==> flow/design.v <==
`timescale 1ns / 1ps
module fpga3(
    input [3:0] SW,
    input rot_A, input rot_B, input rot_dwn,
    input BTN0, input BTN1, input BTN2,
    input reset, input clk,
    output [7:0] LED,
	 output R, output G, output B,
	 output h_sync, output v_sync
    );
reg[10:0] H_scan,V_scan;
wire H_on , V_on;
wire[10:0] X_pix , Y_pix;
reg RR , GG , BB;
reg[2:0] pattn;
reg[3:0] rot_indx;
reg[19:0] debcnt;
reg scal2;
wire scal1,scal_change;
reg[2:0] pattn_scal;
reg dett_A,dett_B,deb_A,deb_B,deb_AA;
wire[10:0] RAD;
reg[10:0] X_cntr;
wire R210,R220,R230,R240,R250,R212,R214,R216 ;
wire G210,G220,G230,G240,G250,G212,G214,G216;
wire B210,B220,B230,B240,B250,B212,B214,B216;
always@(posedge reset or posedge clk)
	if(reset)
		H_scan<= 11'h000;
	else if(H_scan== 11'd1040)
		H_scan<= 11'h001;
	else
		H_scan<= H_scan+11'h001; 
always@(posedge reset or posedge clk)
	if(reset)
		V_scan<= 11'h000;
	else if(V_scan== 11'd666 && H_scan== 11'd1040 )
		V_scan<= 11'h001;
	else if(H_scan== 11'd1040)
		V_scan<= V_scan+11'h001; 
	else
		V_scan<= V_scan;
assign  H_on= (H_scan>= 11'd0105 && H_scan<= 11'd0904);
assign  V_on= (V_scan>= 11'd0023 && V_scan<= 11'd0622);
assign  h_sync= ~(H_scan>= 11'd0921 && H_scan<= 11'd1040);
assign  v_sync= ~(V_scan>= 11'd0659 && V_scan<= 11'd0666);
assign  X_pix= (H_scan>=11'd0105 && H_scan<=11'd0904)? H_scan - 11'd0105 : 11'd0000;
assign  Y_pix= (V_scan>=11'd0023 && V_scan<=11'd0622)? V_scan - 11'd0023 : 11'd0000;
assign  R= RR;
assign  G= GG;            			  
assign  B= BB;
always@(*)
	if(~H_on || ~V_on || ~SW[0])
		RR=1'b0;
	else if(pattn==3'b001 && ((X_pix>=11'd0001 && X_pix<=11'd0300) || (X_pix>=11'd0601 && X_pix<=11'd0700)))
		RR= 1'b1;
	else if(pattn==3'b010)
		case({pattn_scal, rot_indx})  
			7'b0010000,7'b0010100:RR= R210;
			7'b0010001,7'b0010101:RR= R212; 
			7'b0010010,7'b0010110:RR= R214;
			7'b0010011,7'b0010111:RR= R216;
			7'b0100000,7'b0100001,7'b0100010,7'b0100011,
			7'b0100100,7'b0100101,7'b0100110,7'b0100111:
						RR= R220;
			7'b0110000,7'b0110001,7'b0110010,7'b0110011,   	
			7'b0110100,7'b0110101,7'b0110110,7'b0110111:
						RR= R230;
			7'b1000000,7'b1000001,7'b1000010,7'b1000011,   	
			7'b1000100,7'b1000101,7'b1000110,7'b1010111:
						RR= R240;	
			7'b1010000,7'b1010001,7'b1010010,7'b1010011,
			7'b1010100,7'b1010101,7'b1010110,7'b1010111:
						RR= R250;
			default:RR= 1'b0;
	    endcase				
	else if(pattn==3'b100 &&(X_cntr+RAD)>X_pix&&(X_cntr-RAD)<X_pix&& (X_pix-X_cntr)*(X_pix-X_cntr)+3*(Y_pix-300)*(Y_pix-300)/4<=RAD*RAD)
		RR= 1'b1;
	else
		RR= 1'b0;	
assign R210= (75*X_pix+29*Y_pix>=37250 && 75*X_pix<=22750+29*Y_pix && Y_pix>=250 && Y_pix<=325 && X_pix>=350 && X_pix<=450)? 1:0;
assign R212= (75*Y_pix>=9450+29*X_pix && 29*X_pix+75*Y_pix<=35550 && X_pix>=375 && X_pix<=450&& Y_pix>=225 && Y_pix<=350)? 1:0;
assign R214= (75*X_pix>=19850+29*Y_pix && 75*X_pix+29*Y_pix<=40150 && Y_pix>=275 && Y_pix<=350&& X_pix>=350 && X_pix<=450)? 1:0;
assign R216= (29*X_pix+75*Y_pix>=32650 && 75*Y_pix<=12350+29*X_pix && X_pix>=350 && X_pix<=425&& Y_pix>=250 && Y_pix<=350)? 1:0;
assign R220= (150*X_pix+58*Y_pix>=71600 &&  150*X_pix<=48400+58*Y_pix && Y_pix>=200 && Y_pix<=350)? 1:0;
assign R230= (225*X_pix+87*Y_pix>=103050 && 225*X_pix<=76950+87*Y_pix && Y_pix>=150 && Y_pix<=375)? 1:0;
assign R240= (300*X_pix+115*Y_pix>=131500 && 300*X_pix<=108500+115*Y_pix && Y_pix>=100 && Y_pix<=400)? 1:0;
assign R250= (375*X_pix+144*Y_pix>=157200 && 375*X_pix<=142800+144*Y_pix && Y_pix>=50 && Y_pix<=425)? 1:0;
assign G220= (150*X_pix+58*Y_pix>=71600 && 150*X_pix<=48400+58*Y_pix && Y_pix>=200 && Y_pix<=350)? 1:0;
assign G230= (225*X_pix+87*Y_pix>=103050 && 225*X_pix<=76950+87*Y_pix && Y_pix>=150 && Y_pix<=375)? 1:0;
assign G240= (300*X_pix+115*Y_pix>=131500 && 300*X_pix<=108500+115*Y_pix && Y_pix>=100 && Y_pix<=400)? 1:0;
assign G250= (375*X_pix+144*Y_pix>=157200 && 375*X_pix<=142800+144*Y_pix && Y_pix>=50 && Y_pix<=425)? 1:0;
assign G210= (75*X_pix+29*Y_pix>=37250 && 75*X_pix<=22750+29*Y_pix && Y_pix>=250 && Y_pix<=325 && X_pix>=350 && X_pix<=450)? 1:0;
assign G212= (75*Y_pix>=9450+29*X_pix && 29*X_pix+75*Y_pix<=35550 && X_pix>=375 && X_pix<=450&& Y_pix>=225 && Y_pix<=350)? 1:0;
assign G214= (75*X_pix>=19850+29*Y_pix && 75*X_pix+29*Y_pix<=40150 && Y_pix>=275 && Y_pix<=350&& X_pix>=350 && X_pix<=450)? 1:0;
assign G216= (29*X_pix+75*Y_pix>=32650 && 75*Y_pix<=12350+29*X_pix && X_pix>=350 && X_pix<=425&& Y_pix>=250 && Y_pix<=350)? 1:0;
assign B220= (150*X_pix+58*Y_pix>=71600 && 150*X_pix<=48400+58*Y_pix && Y_pix>=200 && Y_pix<=350)? 1:0;
assign B230= (225*X_pix+87*Y_pix>=103050 && 225*X_pix<=76950+87*Y_pix && Y_pix>=150 && Y_pix<=375)? 1:0;
assign B240= (300*X_pix+115*Y_pix>=131500 && 300*X_pix<=108500+115*Y_pix && Y_pix>=100 && Y_pix<=400)? 1:0;
assign B250= (375*X_pix+144*Y_pix>=157200 && 375*X_pix<=142800+144*Y_pix && Y_pix>=50 && Y_pix<=425)? 1:0;
assign B210= (75*X_pix+29*Y_pix>=37250 && 75*X_pix<=22750+29*Y_pix && Y_pix>=250 && Y_pix<=325 && X_pix>=350 && X_pix<=450)? 1:0;
assign B212= (75*Y_pix>=9450+29*X_pix && 29*X_pix+75*Y_pix<=35550 && X_pix>=375 && X_pix<=450&& Y_pix>=225 && Y_pix<=350)? 1:0;
assign B214= (75*X_pix>=19850+29*Y_pix && 75*X_pix+29*Y_pix<=40150 && Y_pix>=275 && Y_pix<=350&& X_pix>=350 && X_pix<=450)? 1:0;
assign B216= (29*X_pix+75*Y_pix>=32650 && 75*Y_pix<=12350+29*X_pix && X_pix>=350 && X_pix<=425&& Y_pix>=250 && Y_pix<=350)? 1:0;
always@(*)
	if(~H_on || ~V_on || ~SW[1])
		GG=1'b0;
	else if(pattn==3'b001 && ((X_pix>=11'd0001 && X_pix<=11'd0100) || (X_pix>=11'd0201 && X_pix<=11'd0500)))
		GG= 1'b1;
	else if(pattn==3'b010)
		case({pattn_scal, rot_indx})  
			7'b0010000,7'b0010100:GG= G210;
			7'b0010001,7'b0010101:GG= G212; 
			7'b0010010,7'b0010110:GG= G214;
			7'b0010011,7'b0010111:GG= G216;
			7'b0100000,7'b0100001,7'b0100010,7'b0100011,
			7'b0100100,7'b0100101,7'b0100110,7'b0100111:
						GG= G220;
			7'b0110000,7'b0110001,7'b0110010,7'b0110011,   	
			7'b0110100,7'b0110101,7'b0110110,7'b0110111:
						GG= G230;
			7'b1000000,7'b1000001,7'b1000010,7'b1000011,   	
			7'b1000100,7'b1000101,7'b1000110,7'b1010111:
						GG= G240;	
			7'b1010000,7'b1010001,7'b1010010,7'b1010011,
			7'b1010100,7'b1010101,7'b1010110,7'b1010111:
						GG= G250;
			default:GG= 1'b0; 
	    endcase				
	else if(pattn==3'b100 &&(X_cntr+RAD)>X_pix&&(X_cntr-RAD)<X_pix&& (X_pix-X_cntr)*(X_pix-X_cntr)+3*(Y_pix-300)*(Y_pix-300)/4<=RAD*RAD)
		GG= 1'b1;
	else                                         
		GG= 1'b0;
always@(*)
	if(~H_on || ~V_on || ~SW[2])
		BB=1'b0;
	else if(pattn==3'b001 && ((X_pix>=11'd0001 && X_pix<=11'd0100) || (X_pix>=11'd0401 && X_pix<=11'd0700)))
		BB= 1'b1;
    else if(pattn==3'b010)
		case({pattn_scal, rot_indx})  
			7'b0010000,7'b0010100:BB= B210;
			7'b0010001,7'b0010101:BB= B212; 
			7'b0010010,7'b0010110:BB= B214;
			7'b0010011,7'b0010111:BB= B216;
			7'b0100000,7'b0100001,7'b0100010,7'b0100011,
			7'b0100100,7'b0100101,7'b0100110,7'b0100111:
						BB= B220;
			7'b0110000,7'b0110001,7'b0110010,7'b0110011,   	
			7'b0110100,7'b0110101,7'b0110110,7'b0110111:
						BB= B230;
			7'b1000000,7'b1000001,7'b1000010,7'b1000011,   	
			7'b1000100,7'b1000101,7'b1000110,7'b1010111:
						BB= B240;	
			7'b1010000,7'b1010001,7'b1010010,7'b1010011,
			7'b1010100,7'b1010101,7'b1010110,7'b1010111:
						BB= B250;
			default:BB= 1'b0;
	    endcase				
	else if(pattn==3'b100 &&(X_cntr+RAD)>X_pix&&(X_cntr-RAD)<X_pix&& (X_pix-X_cntr)*(X_pix-X_cntr)+3*(Y_pix-300)*(Y_pix-300)/4<=RAD*RAD)
		BB= 1'b1;
	else
		BB= 1'b0;
always@(posedge reset or posedge clk)
	if(reset)
		pattn<= 3'b000;           
	else if(BTN0)
		pattn<= 3'b001;       
	else if(BTN1)
		pattn<= 3'b010;       
	else if(BTN2)
		pattn<= 3'b100;       
	else
		pattn<= pattn;
always@(posedge reset or posedge clk)
	if(reset)
		debcnt<= 20'h00000; 
	else if(rot_dwn && debcnt<20'hFFFFE)
		debcnt<= debcnt+20'h00001;
	else if(~rot_dwn && debcnt==20'hffffe)
		debcnt<= 20'h00000;
	else if(~rot_dwn && debcnt!=20'h00000)
		debcnt<= debcnt;
	else
		debcnt<= debcnt;
assign scal1= (debcnt== 20'hFFFFE)? 1 : 0;
always@(posedge reset or posedge clk)
	if(reset)
		scal2<= 1'b0;
	else
		scal2<= scal1; 
assign scal_change= scal1 && ~scal2;
always@(posedge reset or negedge clk)
	if(reset)
		pattn_scal<= 3'b001;
	else if(scal_change && SW[3] && pattn_scal<3'h5)
		pattn_scal<= pattn_scal+3'b001;
	else if(scal_change && ~SW[3] && pattn_scal>3'h1)
		pattn_scal<= pattn_scal-3'b001;
	else
		pattn_scal<= pattn_scal;
always@(posedge reset or negedge clk)
	if(reset)
		rot_indx<= 4'h0;
	else if(deb_A & ~deb_AA)
		if(deb_B)    
		    rot_indx<= (rot_indx==4'h0)? 4'h7 : rot_indx- 4'h1;
		else
			rot_indx<= (rot_indx==4'h7)? 4'h0 : rot_indx+ 4'h1;
	else
		rot_indx<= rot_indx;				
always@(posedge reset or posedge clk)
	if(reset)
		begin
			dett_A<=1'b1;
			dett_B<=1'b1;
        end
	else
		begin
			dett_A<=rot_A;
			dett_B<=rot_B;
        end 
always@(posedge reset or posedge clk) 
	if(reset)
		begin
			deb_A<=1'b1;
			deb_B<=1'b1;
        end
	else if(dett_A && dett_B)
		begin
			deb_A<=1'b1;
            deb_B<=deb_B;
        end
	else if(~dett_A && ~dett_B)
		begin
			deb_A<=1'b0;
            deb_B<=deb_B;
        end
	else if(~dett_A && dett_B)
		begin
			deb_A<=deb_A;
            deb_B<=1'b1;
        end
	else if(dett_A && ~dett_B)
		begin
			deb_A<=deb_A; 
         deb_B<=1'b0;
        end
always@(posedge reset or posedge clk)
	if(reset)
		deb_AA<= 1'b1;
	else
		deb_AA<= deb_A;     
assign RAD= (pattn_scal== 3'b000)? 11'd000 :
            (pattn_scal== 3'b001)? 11'd050 :
				(pattn_scal== 3'b010)? 11'd100 :
				(pattn_scal== 3'b011)? 11'd150 :
				(pattn_scal== 3'b100)? 11'd200 :
				(pattn_scal== 3'b101)? 11'd250 : 
								   11'd000;
always@(*)
	case({SW[3], rot_indx})
		5'h11:  X_cntr= 11'd430;
		5'h12:  X_cntr= 11'd450;
		5'h13:  X_cntr= 11'd470;
		5'h14:  X_cntr= 11'd500;
		5'h15:  X_cntr= 11'd530;
		5'h16:  X_cntr= 11'd550;
		5'h17:  X_cntr= 11'd570;
		5'h01:  X_cntr= 11'd370;
		5'h02:  X_cntr= 11'd350;
		5'h03:  X_cntr= 11'd330;
		5'h04:  X_cntr= 11'd300;
		5'h05:  X_cntr= 11'd270;
		5'h06:  X_cntr= 11'd250;
		5'h07:  X_cntr= 11'd230;
		default:X_cntr= 11'd400;
	endcase		
assign LED[7:0]= {rot_indx, 1'b0, pattn_scal};
endmodule
# Tool chain data of fpga3
# Each step is given for the RTL above and for the edited RTL.
# Lines under "orig" count in the file above, lines under "edited" in the edited file.
# "change": "edited" minus "orig" as printed here.
# Operators: Yosys type, input widths -> output width; for muxes data width and select width s.
# Cell names lack the library's common part.
# The mark n/a stands for no value.
# setup
design,fpga3
clock_port,clk
library,sky130hd
lib_corner,tt_025C_1v80

# The edit
# The edit as a unified diff against the file above.
# A script made this edit; it was not meant as an optimisation.
# begin of diff
@@ -15,5 +15,5 @@
 reg[2:0] pattn;
 reg[3:0] rot_indx;
-reg[19:0] debcnt;
+reg[29:0] debcnt;
 reg scal2;
 wire scal1,scal_change;
# end of diff

# Word-level counts
# Yosys after proc, flatten, opt, wreduce and memory -nomap, before mapping. Memory bits, and registers merged into a memory's read port (data or address), are not among the register bits. Print and check cells are not counted.
# Memory sizes are those after Yosys's memory passes, which may raise the word count (mostly to a power of two), join words into wider ones and drop unused or constant bits.
# word_totals
item,orig,edited,change
ff_bits,58,68,10
mem_bits_ro,288,288,0
mem_count,1,1,0
out_inout_bits,13,13,0
elab_cells,304,304,0
# classes
item,orig,edited,change
n_addsub,28,28,0
n_mul,16,16,0
cmp,54,54,0
eq_ne,51,51,0
muxes,43,43,0
logic,16,16,0
n_reduce_logical,83,83,0
# memory_table
item,orig,edited
memory_list,32x9 r1 w0,32x9 r1 w0
# ops
cell,orig,edited,change
$mux 20,2,0,-2
$mux 30,0,2,2
$add 20x1->20 const B,1,0,-1
$eq 20x20->1 const B,1,0,-1
$lt 20x20->1 const B,1,0,-1
$add 30x1->30 const B,0,1,1
$eq 30x20->1 const B,0,1,1
$lt 30x20->1 const B,0,1,1
$logic_and 1x1->1,59,59,0
$mux 1,21,21,0
$eq 7x6->1 const B,16,16,0
$eq 7x7->1 const B,15,15,0
$not 1->1,15,15,0
$le 11x9->1 const B,9,9,0
$eq 7x5->1 const B,8,8,0
$logic_or 1x1->1,7,7,0
$mul 7x11->18 const A,6,6,0
$mux 8,6,6,0
$add 32x32->32,5,5,0
$ge 11x8->1 const B,5,5,0
$mux 11,5,5,0
$mux 3,5,5,0
$reduce_bool 2->1,5,5,0
$ge 11x9->1 const B,4,4,0
$le 11x10->1 const B,4,4,0
$reduce_or 2->1,4,4,0
$eq 3x2->1 const B,3,3,0
$eq 3x3->1 const B,3,3,0
# Not every row of either side is listed.

# Logic depth
# Longest topological path by Yosys (ltp), each cell counted once; first at word level (registers and memories cut), then after technology mapping (sequential cells cut; the memories' decode and read muxes count).
# logic_depth
item,orig,edited,change
word_depth,16,16,0
ABC_AREA,0,0,n/a
mapped_depth,65,66,1
mapped_depth_nobuf,63,62,-1

# Synthesis result
# Yosys stat after the flow's synthesis: flattened, memories mapped to cells. It holds for the ABC_AREA given above (unset counts as 0); a run with the other value may have another netlist.
# synth_totals
item,orig,edited,change
mapped_cells,5183,5108,-75
mapped_area_mm2,0.0425833,0.0423544,-0.0002289
seqArea_mm2,0.0014589,0.0017091,0.0002502
ffs,58,68,10
n_buf,99,94,-5
# types
cell_type,orig,edited,change
nor2_1,364,337,-27
nor3_1,98,79,-19
inv_1,888,871,-17
o21ai_0,223,237,14
xor2_1,126,140,14
and3_1,37,23,-14
or2_2,29,16,-13
o21bai_1,28,41,13
o211ai_1,43,31,-12
clkbuf_1,83,72,-11
a211oi_1,54,43,-11
o21ai_1,4,15,11
ha_1,836,846,10
dfrtp_1,46,56,10
nor4_1,20,30,10
nand2_1,365,374,9
o31ai_1,27,18,-9
nand3_1,100,108,8
# Not every row of either side is listed.

# Flow runs
# Runs of the flow (Yosys, OpenROAD) on both versions; the two runs of a pair have the same settings. The constraints put input and output delay at 20% of the set period each and load the outputs with 0.01 pF.
# settings_pair_A
period_ns,50.0
CAP_MARGIN,20
CORE_MARGIN,2
CORE_UTILIZATION,40
SLEW_MARGIN,20
# measured_pair_A
item,orig,edited,change
yosys.chip_area_mm2,0.0425833,0.0423544,-0.0002289
total_die_area_mm2,0.109085,0.108504,-0.000581
final_util_pct,42.7,42.6,-0.1
worstSetupSlack_ps,1791,2140,349
# settings_pair_B
ABC_AREA,0
CAP_MARGIN,35
CELL_PAD_IN_SITES_GLOBAL_PLACEMENT,2
CORE_MARGIN,6
CORE_UTILIZATION,45
CTS_CLUSTER_SIZE,97
MIN_ROUTING_LAYER,met1
SLEW_MARGIN,15
period_ns,45.8
# measured_pair_B
item,orig,edited,change
yosys.chip_area_mm2,0.0425833,0.0423544,-0.0002289
total_die_area_mm2,0.102157,0.101627,-0.000530
final_util_pct,48.3,48.4,0.1
worstSetupSlack_ps,728,1142,414
